==> flow/design.v <==
`timescale 1ns/1ps
module pic_buffer_v2 #(
    parameter DSIZE = 8,
    parameter IMAGE_WIDTH = 256,
    parameter IMAGE_LENGTH= 256,
    parameter BUFFER_SIZE = IMAGE_WIDTH*2+3
) (
	input               clk, 
    input               rst_n,
    input               frame_start,
    input               shift,
	input  [DSIZE-1:0]  sr_in,
    output rng_flag,
    output              sr_pixel_valid,
    output [DSIZE-1:0]  sr_pixel_0, sr_pixel_1, sr_pixel_2,
    output [DSIZE-1:0]  sr_pixel_3, sr_pixel_4, sr_pixel_5,
    output [DSIZE-1:0]  sr_pixel_6, sr_pixel_7, sr_pixel_8 
);
localparam IMAGE_SIZE           = IMAGE_WIDTH*IMAGE_LENGTH;
localparam ISIZE                = $clog2(IMAGE_SIZE+1);
localparam STARTING_OFFSET      = IMAGE_WIDTH+1;
localparam BUFFER_TOP_OFFSET    = IMAGE_WIDTH+2-1;
localparam BUFFER_BOT_OFFSET    = IMAGE_SIZE-IMAGE_WIDTH-1;
localparam WSIZE                = $clog2(IMAGE_WIDTH+1);
localparam CSIZE                = $clog2(STARTING_OFFSET);
localparam TOP_LIMIT = 2*IMAGE_WIDTH-1;
localparam BOT_LIMIT = IMAGE_SIZE-IMAGE_WIDTH-1;
reg [DSIZE-1:0] sr [BUFFER_SIZE-1:0];
reg 			sr_valid;
reg [ISIZE-1:0] image_counter;
reg [WSIZE-1:0] column_counter;
reg [CSIZE-1:0] offset_counter;
wire bottom_shift;
wire init_tag,t_tag,rm_tag,b_tag,r_tag,cm_tag,l_tag;
reg activate_rng;
assign rng_flag = activate_rng;
always @(posedge clk, negedge rst_n) begin
    if (!rst_n) begin
        activate_rng    <= 1'b0;
    end else begin
        if (offset_counter == IMAGE_WIDTH || offset_counter == IMAGE_WIDTH + 1) begin
            activate_rng <= 1'b1;
        end else if (!shift) begin
            activate_rng <= 1'b0;
        end
    end
end
always @(posedge clk, negedge rst_n) begin
    if (!rst_n) begin
        image_counter   <=  'd0;
        column_counter  <=  'd0;
        offset_counter <='d0;
        sr_valid        <= 1'b0;
    end else if (frame_start) begin
        image_counter       <=  'd0;
        offset_counter      <=  'd0;
        column_counter      <=  'd0;
        sr_valid            <= 1'b0;
    end else if ((shift) && (offset_counter <  STARTING_OFFSET)) begin
        sr_valid            <= 1'b0;
        image_counter       <=  'd0;
        column_counter      <=  'd0;
        if (offset_counter == STARTING_OFFSET-1) begin
            offset_counter  <= STARTING_OFFSET;
        end else begin
            offset_counter  <= offset_counter + 'd1;
        end
    end else if (((shift || bottom_shift) && init_tag) && (image_counter != IMAGE_SIZE)) begin
        sr_valid <= 1'b1;
        image_counter <= image_counter + 1;
        if ( column_counter == IMAGE_WIDTH) begin
            column_counter <= 'd1;
        end else begin
            column_counter <= column_counter+ 1;
        end
    end else if ((image_counter == IMAGE_SIZE)) begin
        sr_valid <= 1'b0;
        image_counter <=  'd0;
    end
end
integer n;
always @ (posedge clk)begin
    for (n = BUFFER_SIZE-1; n>0; n = n-1) begin
        sr[n] <= sr[n-1];
    end
    if (shift == 1'b1) begin
        sr[0] <= sr_in;
    end else begin
        sr[0] <= 'd0;
    end
end
assign sr_pixel_valid = sr_valid;
assign bottom_shift = sr_valid && image_counter >= IMAGE_SIZE - IMAGE_WIDTH - 1 && image_counter  <= IMAGE_SIZE;
assign init_tag = offset_counter == STARTING_OFFSET;
assign l_tag    = sr_valid && column_counter == 'd1;
assign r_tag    = sr_valid && column_counter == IMAGE_WIDTH;
assign t_tag    = sr_valid && image_counter  <= 0+IMAGE_WIDTH;
assign b_tag    = sr_valid && image_counter  >= IMAGE_SIZE - IMAGE_WIDTH + 1 && image_counter  <= IMAGE_SIZE;
assign cm_tag   = sr_valid && !(r_tag || l_tag);
assign rm_tag   = sr_valid && !(t_tag || b_tag);
assign sr_pixel_0 = 
(t_tag)?(   
        (r_tag)?    (sr[IMAGE_WIDTH * 1 + 2]):
        (cm_tag)?   (sr[IMAGE_WIDTH * 1 + 2]):
                    (sr[IMAGE_WIDTH * 1 + 1]) 
):(
(rm_tag)?(
        (r_tag)?    (sr[IMAGE_WIDTH * 2 + 2]):
        (cm_tag)?   (sr[IMAGE_WIDTH * 2 + 2]):
                    (sr[IMAGE_WIDTH * 2 + 1]) 
):(
(b_tag)?(
        (r_tag)?    (sr[IMAGE_WIDTH * 2 + 2]):
        (cm_tag)?   (sr[IMAGE_WIDTH * 2 + 2]):
                    (sr[IMAGE_WIDTH * 2 + 1]) 
):('d0)
));
assign sr_pixel_1 = 
(t_tag)?(   
        (r_tag)?    (sr[IMAGE_WIDTH * 1 + 1]):
        (cm_tag)?   (sr[IMAGE_WIDTH * 1 + 1]):
                    (sr[IMAGE_WIDTH * 1 + 1]) 
):(
(rm_tag)?(
        (r_tag)?    (sr[IMAGE_WIDTH * 2 + 1]):
        (cm_tag)?   (sr[IMAGE_WIDTH * 2 + 1]):
                    (sr[IMAGE_WIDTH * 2 + 1]) 
):(
(b_tag)?(
        (r_tag)?    (sr[IMAGE_WIDTH * 2 + 1]):
        (cm_tag)?   (sr[IMAGE_WIDTH * 2 + 1]):
                    (sr[IMAGE_WIDTH * 2 + 1]) 
):('d0)
));
assign sr_pixel_2 = 
(t_tag)?(   
        (r_tag)?    (sr[IMAGE_WIDTH * 1 + 1]):
        (cm_tag)?   (sr[IMAGE_WIDTH * 1 + 0]):
                    (sr[IMAGE_WIDTH * 1 + 0]) 
):(
(rm_tag)?(
        (r_tag)?    (sr[IMAGE_WIDTH * 2 + 1]):
        (cm_tag)?   (sr[IMAGE_WIDTH * 2 + 0]):
                    (sr[IMAGE_WIDTH * 2 + 0]) 
):(
(b_tag)?(
        (r_tag)?    (sr[IMAGE_WIDTH * 2 + 1]):
        (cm_tag)?   (sr[IMAGE_WIDTH * 2 + 0]):
                    (sr[IMAGE_WIDTH * 2 + 0]) 
):('d0)
));
assign sr_pixel_3 = 
(t_tag)?(   
        (r_tag)?    (sr[IMAGE_WIDTH * 1 + 2]):
        (cm_tag)?   (sr[IMAGE_WIDTH * 1 + 2]):
                    (sr[IMAGE_WIDTH * 1 + 1]) 
):(
(rm_tag)?(
        (r_tag)?    (sr[IMAGE_WIDTH * 1 + 2]):
        (cm_tag)?   (sr[IMAGE_WIDTH * 1 + 2]):
                    (sr[IMAGE_WIDTH * 1 + 1]) 
):(
(b_tag)?(
        (r_tag)?    (sr[IMAGE_WIDTH * 1 + 2]):
        (cm_tag)?   (sr[IMAGE_WIDTH * 1 + 2]):
                    (sr[IMAGE_WIDTH * 1 + 1]) 
):('d0)
));
assign sr_pixel_4 = sr[IMAGE_WIDTH * 1 + 1]; 
assign sr_pixel_5 = 
(t_tag)?(   
        (r_tag)?    (sr[IMAGE_WIDTH * 1 + 1]):
        (cm_tag)?   (sr[IMAGE_WIDTH * 1 + 0]):
                    (sr[IMAGE_WIDTH * 1 + 0]) 
):(
(rm_tag)?(
        (r_tag)?    (sr[IMAGE_WIDTH * 1 + 1]):
        (cm_tag)?   (sr[IMAGE_WIDTH * 1 + 0]):
                    (sr[IMAGE_WIDTH * 1 + 0]) 
):(
(b_tag)?(
        (r_tag)?    (sr[IMAGE_WIDTH * 1 + 1]):
        (cm_tag)?   (sr[IMAGE_WIDTH * 1 + 0]):
                    (sr[IMAGE_WIDTH * 1 + 0]) 
):('d0)
));
assign sr_pixel_6 = 
(t_tag)?(   
        (r_tag)?    (sr[IMAGE_WIDTH * 0 + 2]):
        (cm_tag)?   (sr[IMAGE_WIDTH * 0 + 2]):
                    (sr[IMAGE_WIDTH * 0 + 1]) 
):(
(rm_tag)?(
        (r_tag)?    (sr[IMAGE_WIDTH * 0 + 2]):
        (cm_tag)?   (sr[IMAGE_WIDTH * 0 + 2]):
                    (sr[IMAGE_WIDTH * 0 + 1]) 
):(
(b_tag)?(
        (r_tag)?    (sr[IMAGE_WIDTH * 1 + 2]):
        (cm_tag)?   (sr[IMAGE_WIDTH * 1 + 2]):
                    (sr[IMAGE_WIDTH * 1 + 1]) 
):('d0)
));
assign sr_pixel_7 = 
(t_tag)?(   
        (r_tag)?    (sr[IMAGE_WIDTH * 0 + 1]):
        (cm_tag)?   (sr[IMAGE_WIDTH * 0 + 1]):
                    (sr[IMAGE_WIDTH * 0 + 1]) 
):(
(rm_tag)?(
        (r_tag)?    (sr[IMAGE_WIDTH * 0 + 1]):
        (cm_tag)?   (sr[IMAGE_WIDTH * 0 + 1]):
                    (sr[IMAGE_WIDTH * 0 + 1]) 
):(
(b_tag)?(
        (r_tag)?    (sr[IMAGE_WIDTH * 1 + 1]):
        (cm_tag)?   (sr[IMAGE_WIDTH * 1 + 1]):
                    (sr[IMAGE_WIDTH * 1 + 1]) 
):('d0)
));
assign sr_pixel_8 = 
(t_tag)?(   
        (r_tag)?    (sr[IMAGE_WIDTH * 0 + 1]):
        (cm_tag)?   (sr[IMAGE_WIDTH * 0 + 0]):
                    (sr[IMAGE_WIDTH * 0 + 0]) 
):(
(rm_tag)?(
        (r_tag)?    (sr[IMAGE_WIDTH * 0 + 1]):
        (cm_tag)?   (sr[IMAGE_WIDTH * 0 + 0]):
                    (sr[IMAGE_WIDTH * 0 + 0]) 
):(
(b_tag)?(
        (r_tag)?    (sr[IMAGE_WIDTH * 1 + 1]):
        (cm_tag)?   (sr[IMAGE_WIDTH * 1 + 0]):
                    (sr[IMAGE_WIDTH * 1 + 0]) 
):('d0)
 ));
endmodule
From RTL to reports: pic_buffer_v2
What the tools print for pic_buffer_v2, step after step.
Lines are those of the file above, counted from 1.
Operators: Yosys type, input widths -> output width; for muxes data width and select width s.
{"block": "setup", "design": "pic_buffer_v2", "clock": "clk", "cell_library": "sky130hd", "corner": "tt_025C_1v80"}

Elaborated design
Counts by Yosys on the flattened word-level netlist (proc, flatten, opt, wreduce). Print and check cells are left out. Cells with the same type and inputs are merged into one.
{"block": "word_totals", "input_bits": 12, "output_inout_bits": 74, "ff_bits": 4157, "wordCells": 604}
{"block": "op_classes", "n_cmp": 5, "reduce_and_logical": 21, "n_eq": 7, "n_addsub": 3, "mux": 48}
{"block": "ops", "operator": "$mux 8", "n": 31}
{"block": "ops", "operator": "$mux 17", "n": 4}
{"block": "ops", "operator": "$mux 9", "n": 7}
{"block": "ops", "operator": "$ge 17x16->1 const B", "n": 2}
{"block": "ops", "operator": "$eq 9x9->1 const B", "n": 3}
{"block": "ops", "operator": "$add 9x1->9 const B", "n": 2}
{"block": "ops", "operator": "$add 17x1->17 const B", "n": 1}
{"block": "ops", "operator": "$le 17x17->1 const B", "n": 1}
{"block": "ops", "operator": "$eq 17x17->1 const B", "n": 1}
{"block": "ops", "operator": "$ne 17x17->1 const B", "n": 1}
{"block": "ops", "operator": "$le 17x9->1 const B", "n": 1}
{"block": "ops", "operator": "$logic_and 1x1->1", "n": 12}
{"block": "ops", "operator": "$eq 9x1->1 const B", "n": 1}
{"block": "ops", "operator": "$lt 9x9->1 const B", "n": 1}
{"block": "ops", "operator": "$mux 1", "n": 6}
{"block": "ops", "operator": "$logic_or 1x1->1", "n": 4}
{"block": "ops", "operator": "$reduce_bool 4->1", "n": 1}
{"block": "ops", "operator": "$reduce_bool 3->1", "n": 1}
{"block": "ops", "operator": "$logic_not 1->1", "n": 2}
{"block": "ops", "operator": "$ne 2x1->1 const B", "n": 1}
{"block": "ops", "operator": "$reduce_bool 2->1", "n": 1}

Logic depth
Longest topological path by Yosys (ltp), each cell counted once; first at word level (registers and memories cut), then after technology mapping (sequential cells cut; the memories' decode and read muxes count).
{"block": "depth", "ltp_word": 10, "abc_area": 0, "mapped_depth": 9, "ltp_nobuf": 7}

Mapped cells and area
The flow's flattened synthesis, as Yosys stat reports it; memories are mapped. The netlist is that of the ABC_AREA named above (0 if unset); the other value can give another one.
{"block": "synth_totals", "ffs": 4157, "n_buf": 29, "yosys_area_mm2": 0.0862127, "cells": 4599, "seqArea_mm2": 0.083405}
{"block": "by_type", "cell_type": "sky130_fd_sc_hd__dfxtp_1", "n": 4120, "area_total_um2": 8.25E+04}
{"block": "by_type", "cell_type": "sky130_fd_sc_hd__dfrtp_1", "n": 37, "area_total_um2": 925.888}
{"block": "by_type", "cell_type": "sky130_fd_sc_hd__mux2i_1", "n": 33, "area_total_um2": 330.317}
{"block": "by_type", "cell_type": "sky130_fd_sc_hd__mux2_2", "n": 24, "area_total_um2": 270.259}
{"block": "by_type", "cell_type": "sky130_fd_sc_hd__nand2_1", "n": 59, "area_total_um2": 221.462}
{"block": "by_type", "cell_type": "sky130_fd_sc_hd__nor2_1", "n": 56, "area_total_um2": 210.202}
{"block": "by_type", "cell_type": "sky130_fd_sc_hd__o21ai_0", "n": 36, "area_total_um2": 180.173}
{"block": "by_type", "cell_type": "sky130_fd_sc_hd__xnor2_1", "n": 16, "area_total_um2": 140.134}
{"block": "by_type", "cell_type": "sky130_fd_sc_hd__nand3_1", "n": 25, "area_total_um2": 125.12}
{"block": "by_type", "cell_type": "sky130_fd_sc_hd__nor4_2", "n": 10, "area_total_um2": 125.12}
{"block": "by_type", "cell_type": "sky130_fd_sc_hd__ha_1", "n": 9, "area_total_um2": 112.608}
{"block": "by_type", "cell_type": "sky130_fd_sc_hd__nand2b_1", "n": 14, "area_total_um2": 87.584}
{"block": "by_type", "cell_type": "sky130_fd_sc_hd__inv_1", "n": 20, "area_total_um2": 75.072}
{"block": "by_type", "cell_type": "sky130_fd_sc_hd__o31ai_1", "n": 10, "area_total_um2": 75.072}
{"block": "by_type", "cell_type": "sky130_fd_sc_hd__and3_1", "n": 10, "area_total_um2": 62.56}
{"block": "by_type", "cell_type": "sky130_fd_sc_hd__clkbuf_1", "n": 16, "area_total_um2": 60.058}
{"block": "by_type", "cell_type": "sky130_fd_sc_hd__and2_1", "n": 9, "area_total_um2": 56.304}
{"block": "by_type", "cell_type": "sky130_fd_sc_hd__o21ai_1", "n": 11, "area_total_um2": 55.053}
Other cell types: 32; their cells: 84.

Path before layout
OpenSTA on the mapped netlist: ideal clock, no wires. The path of least setup slack (recovery checks aside). Input and output delay are each 20% of the period. Register names are those of the netlist, which keeps one name where synthesis merged equal registers.
{"block": "synth_path", "path_kind": "flip-flop to output port", "from": "register column_counter[4]", "to": "output sr_pixel_2[0]", "arrival_ns": 2.109, "delay_ns": 2.109, "required_time_ns": 3.680, "path_slack_ns": 1.571, "launch_ns": 0.000, "path_buffers": 2, "out_delay_ns": 0.920, "period_ns": 4.6, "driving_pins": 9, "synth_period_reached_ns": 3.029}
"delay_ns" is the arrival time less input delay plus setup time.
At an output port there is no setup time.
"driving_pins": output pins that drive a net of the path, with the launching flip-flop's if there is one; two outputs of one cell count as two.
"synth_period_reached_ns" is the clock period less the worst setup slack; recovery checks do not enter. This is arithmetic on one report: input and output delays are still those of the set period (20% each).
Between the ends stands the longest chain of elaborated cells between them, by number of cells; it is not shown to be the way that was timed. Of several equally long chains one is given.
A line is the first line of the expression or statement that the cell stems from. Yosys adds cells for indexed reads and writes and turns some case tables into memories.
At most two assigning lines are given for a register; there are more.
{"block": "synth_between", "path_cell_list": "sky130_fd_sc_hd__dfrtp_1 -> sky130_fd_sc_hd__or4_1 -> sky130_fd_sc_hd__nor3_2 -> sky130_fd_sc_hd__and3_1 -> sky130_fd_sc_hd__buf_4 -> sky130_fd_sc_hd__buf_4 -> sky130_fd_sc_hd__mux2_2 -> sky130_fd_sc_hd__nand2_1 -> sky130_fd_sc_hd__o21ai_0", "elab_chain_cells": 6, "cone_cells": 7, "classes_between": "eq/ne (1); mux (5); reduce/logical (1)"}
{"block": "synth_lines", "item": "start: declaration", "line": 31, "rtl": "reg [WSIZE-1:0] column_counter;"}
{"block": "synth_lines", "item": "start: assignment", "line": 51, "rtl": "column_counter  <=  'd0;"}
{"block": "synth_lines", "item": "start: assignment", "line": 74, "rtl": "column_counter <= column_counter+ 1;"}
{"block": "synth_lines", "item": "$eq 9x9->1", "line": 96, "rtl": "assign r_tag    = sr_valid && column_counter == IMAGE_WIDTH;"}
{"block": "synth_lines", "item": "$logic_and 1x1->1", "line": 96}
{"block": "synth_lines", "item": "$mux 8", "line": 147, "rtl": "(r_tag)?    (sr[IMAGE_WIDTH * 2 + 1]):"}
{"block": "synth_lines", "item": "$mux 8", "line": 146, "rtl": "(b_tag)?("}
{"block": "synth_lines", "item": "$mux 8", "line": 141, "rtl": "(rm_tag)?("}
{"block": "synth_lines", "item": "$mux 8", "line": 136, "rtl": "(t_tag)?("}
{"block": "synth_lines", "item": "end: declaration", "line": 15, "rtl": "output [DSIZE-1:0]  sr_pixel_0, sr_pixel_1, sr_pixel_2,"}

Timing after layout
From the final timing report of flow run 1: the path of least setup slack in the routed layout; clock arrival at registers is part of the times.
{"block": "layout_path", "path_kind": "flip-flop to output port", "from": "register column_counter[4]", "to": "output sr_pixel_8[7]", "arrival_ns": 3.54, "driving_pins": 9, "period_ns": 4.6, "path_buffers": 2, "out_delay_ns": 0.92, "launch_ns": 0.87, "path_slack_ns": 0.14, "required_time_ns": 3.68}
Between the ends stands the longest chain of elaborated cells between them, by number of cells; it is not shown to be the way that was timed. Of several equally long chains one is given.
At most two assigning lines are given for a register; there are more.
{"block": "layout_between", "path_cell_list": "sky130_fd_sc_hd__dfrtp_1 -> sky130_fd_sc_hd__or4_1 -> sky130_fd_sc_hd__nor3_4 -> sky130_fd_sc_hd__and3_4 -> sky130_fd_sc_hd__buf_12 -> sky130_fd_sc_hd__nand2_8 -> sky130_fd_sc_hd__mux2i_2 -> sky130_fd_sc_hd__mux2i_1 -> sky130_fd_sc_hd__clkdlybuf4s50_1", "elab_chain_cells": 6, "cone_cells": 7, "classes_between": "eq/ne (1); mux (5); reduce/logical (1)"}
{"block": "layout_lines", "item": "start: declaration", "line": 31, "rtl": "reg [WSIZE-1:0] column_counter;"}
{"block": "layout_lines", "item": "start: assignment", "line": 51, "rtl": "column_counter  <=  'd0;"}
{"block": "layout_lines", "item": "start: assignment", "line": 74, "rtl": "column_counter <= column_counter+ 1;"}
{"block": "layout_lines", "item": "$eq 9x9->1", "line": 96, "rtl": "assign r_tag    = sr_valid && column_counter == IMAGE_WIDTH;"}
{"block": "layout_lines", "item": "$logic_and 1x1->1", "line": 96}
{"block": "layout_lines", "item": "$mux 8", "line": 233, "rtl": "(r_tag)?    (sr[IMAGE_WIDTH * 1 + 1]):"}
{"block": "layout_lines", "item": "$mux 8", "line": 232, "rtl": "(b_tag)?("}
{"block": "layout_lines", "item": "$mux 8", "line": 227, "rtl": "(rm_tag)?("}
{"block": "layout_lines", "item": "$mux 8", "line": 222, "rtl": "(t_tag)?("}
{"block": "layout_lines", "item": "end: declaration", "line": 17, "rtl": "output [DSIZE-1:0]  sr_pixel_6, sr_pixel_7, sr_pixel_8"}

==> runs of pic_buffer_v2 <==
Below are 5 stored runs of the flow (Yosys, OpenROAD; platform sky130hd) on pic_buffer_v2, each with its settings and what was measured, unordered. Constraints: input delay and output delay 20% of the set period each, output load 0.01 pF.

{"run": "flow run 1", "settings": { "CORE_UTILIZATION": 50, "PLACE_DENSITY": 0.6, "SYNTH_MEMORY_MAX_BITS": 16384, "period_ns": 4.6, "CAP_MARGIN": 20, "CORE_MARGIN": 2, "SLEW_MARGIN": 20 }, "results": { "worst_setup_slack_ns": 0.138, "dieArea_mm2": 0.175762, "ys_area_mm2": 0.0862127, "timing.setup.tns_ns": 0.000, "post_route_util_pct": 59.9, "cell_area_final_mm2": 0.102706 }}
{"run": "flow run 2", "settings": { "CAP_MARGIN": 5, "CELL_PAD_IN_SITES_DETAIL_PLACEMENT": 2, "CORE_UTILIZATION": 50, "CTS_CLUSTER_DIAMETER": 203, "HOLD_SLACK_MARGIN": -0.04, "MIN_ROUTING_LAYER": "met2", "PLACE_DENSITY": 0.6, "SLEW_MARGIN": 40, "SYNTH_MEMORY_MAX_BITS": 16384, "period_ns": 2.79, "CORE_MARGIN": 2 }, "outcome": "stopped before the end: clock tree synthesis reported DPL-0033"}
{"run": "flow run 3", "settings": { "CORE_UTILIZATION": 50, "GPL_TIMING_DRIVEN": 0, "PLACE_DENSITY_LB_ADDON": 0.22, "SYNTH_MEMORY_MAX_BITS": 16384, "TNS_END_PERCENT": 80, "period_ns": 4.6, "CAP_MARGIN": 20, "CORE_MARGIN": 2, "SLEW_MARGIN": 20 }, "results": { "worst_setup_slack_ns": 0.125, "post_route_util_pct": 60.1, "dieArea_mm2": 0.175762, "cell_area_final_mm2": 0.103061, "timing.setup.tns_ns": 0.000, "ys_area_mm2": 0.0862127 }}
{"run": "flow run 4", "settings": { "CELL_PAD_IN_SITES_DETAIL_PLACEMENT": 2, "CELL_PAD_IN_SITES_GLOBAL_PLACEMENT": 3, "CORE_ASPECT_RATIO": 1.63, "CORE_UTILIZATION": 50, "CTS_CLUSTER_DIAMETER": 180, "GPL_ROUTABILITY_DRIVEN": 0, "GPL_TIMING_DRIVEN": 0, "HOLD_SLACK_MARGIN": 0.22, "MAX_ROUTING_LAYER": "met5", "PLACE_DENSITY_LB_ADDON": 0.03, "SETUP_SLACK_MARGIN": 0.91, "SYNTH_MEMORY_MAX_BITS": 16384, "TNS_END_PERCENT": 100, "period_ns": 4.6, "CAP_MARGIN": 20, "CORE_MARGIN": 2, "SLEW_MARGIN": 20 }, "outcome": "stopped before the end: clock tree synthesis reported DPL-0033"}
{"run": "flow run 5", "settings": { "CAP_MARGIN": 10, "CORE_ASPECT_RATIO": 0.63, "CORE_MARGIN": 5, "CORE_UTILIZATION": 38, "PLACE_DENSITY": 0.64, "SLEW_MARGIN": 5, "SYNTH_MEMORY_MAX_BITS": 16384, "period_ns": 3.12 }, "results": { "ys_area_mm2": 0.0862127, "post_route_util_pct": 45.9, "dieArea_mm2": 0.236755, "worst_setup_slack_ns": -0.599, "timing.setup.tns_ns": -30.023, "cell_area_final_mm2": 0.103432 }}
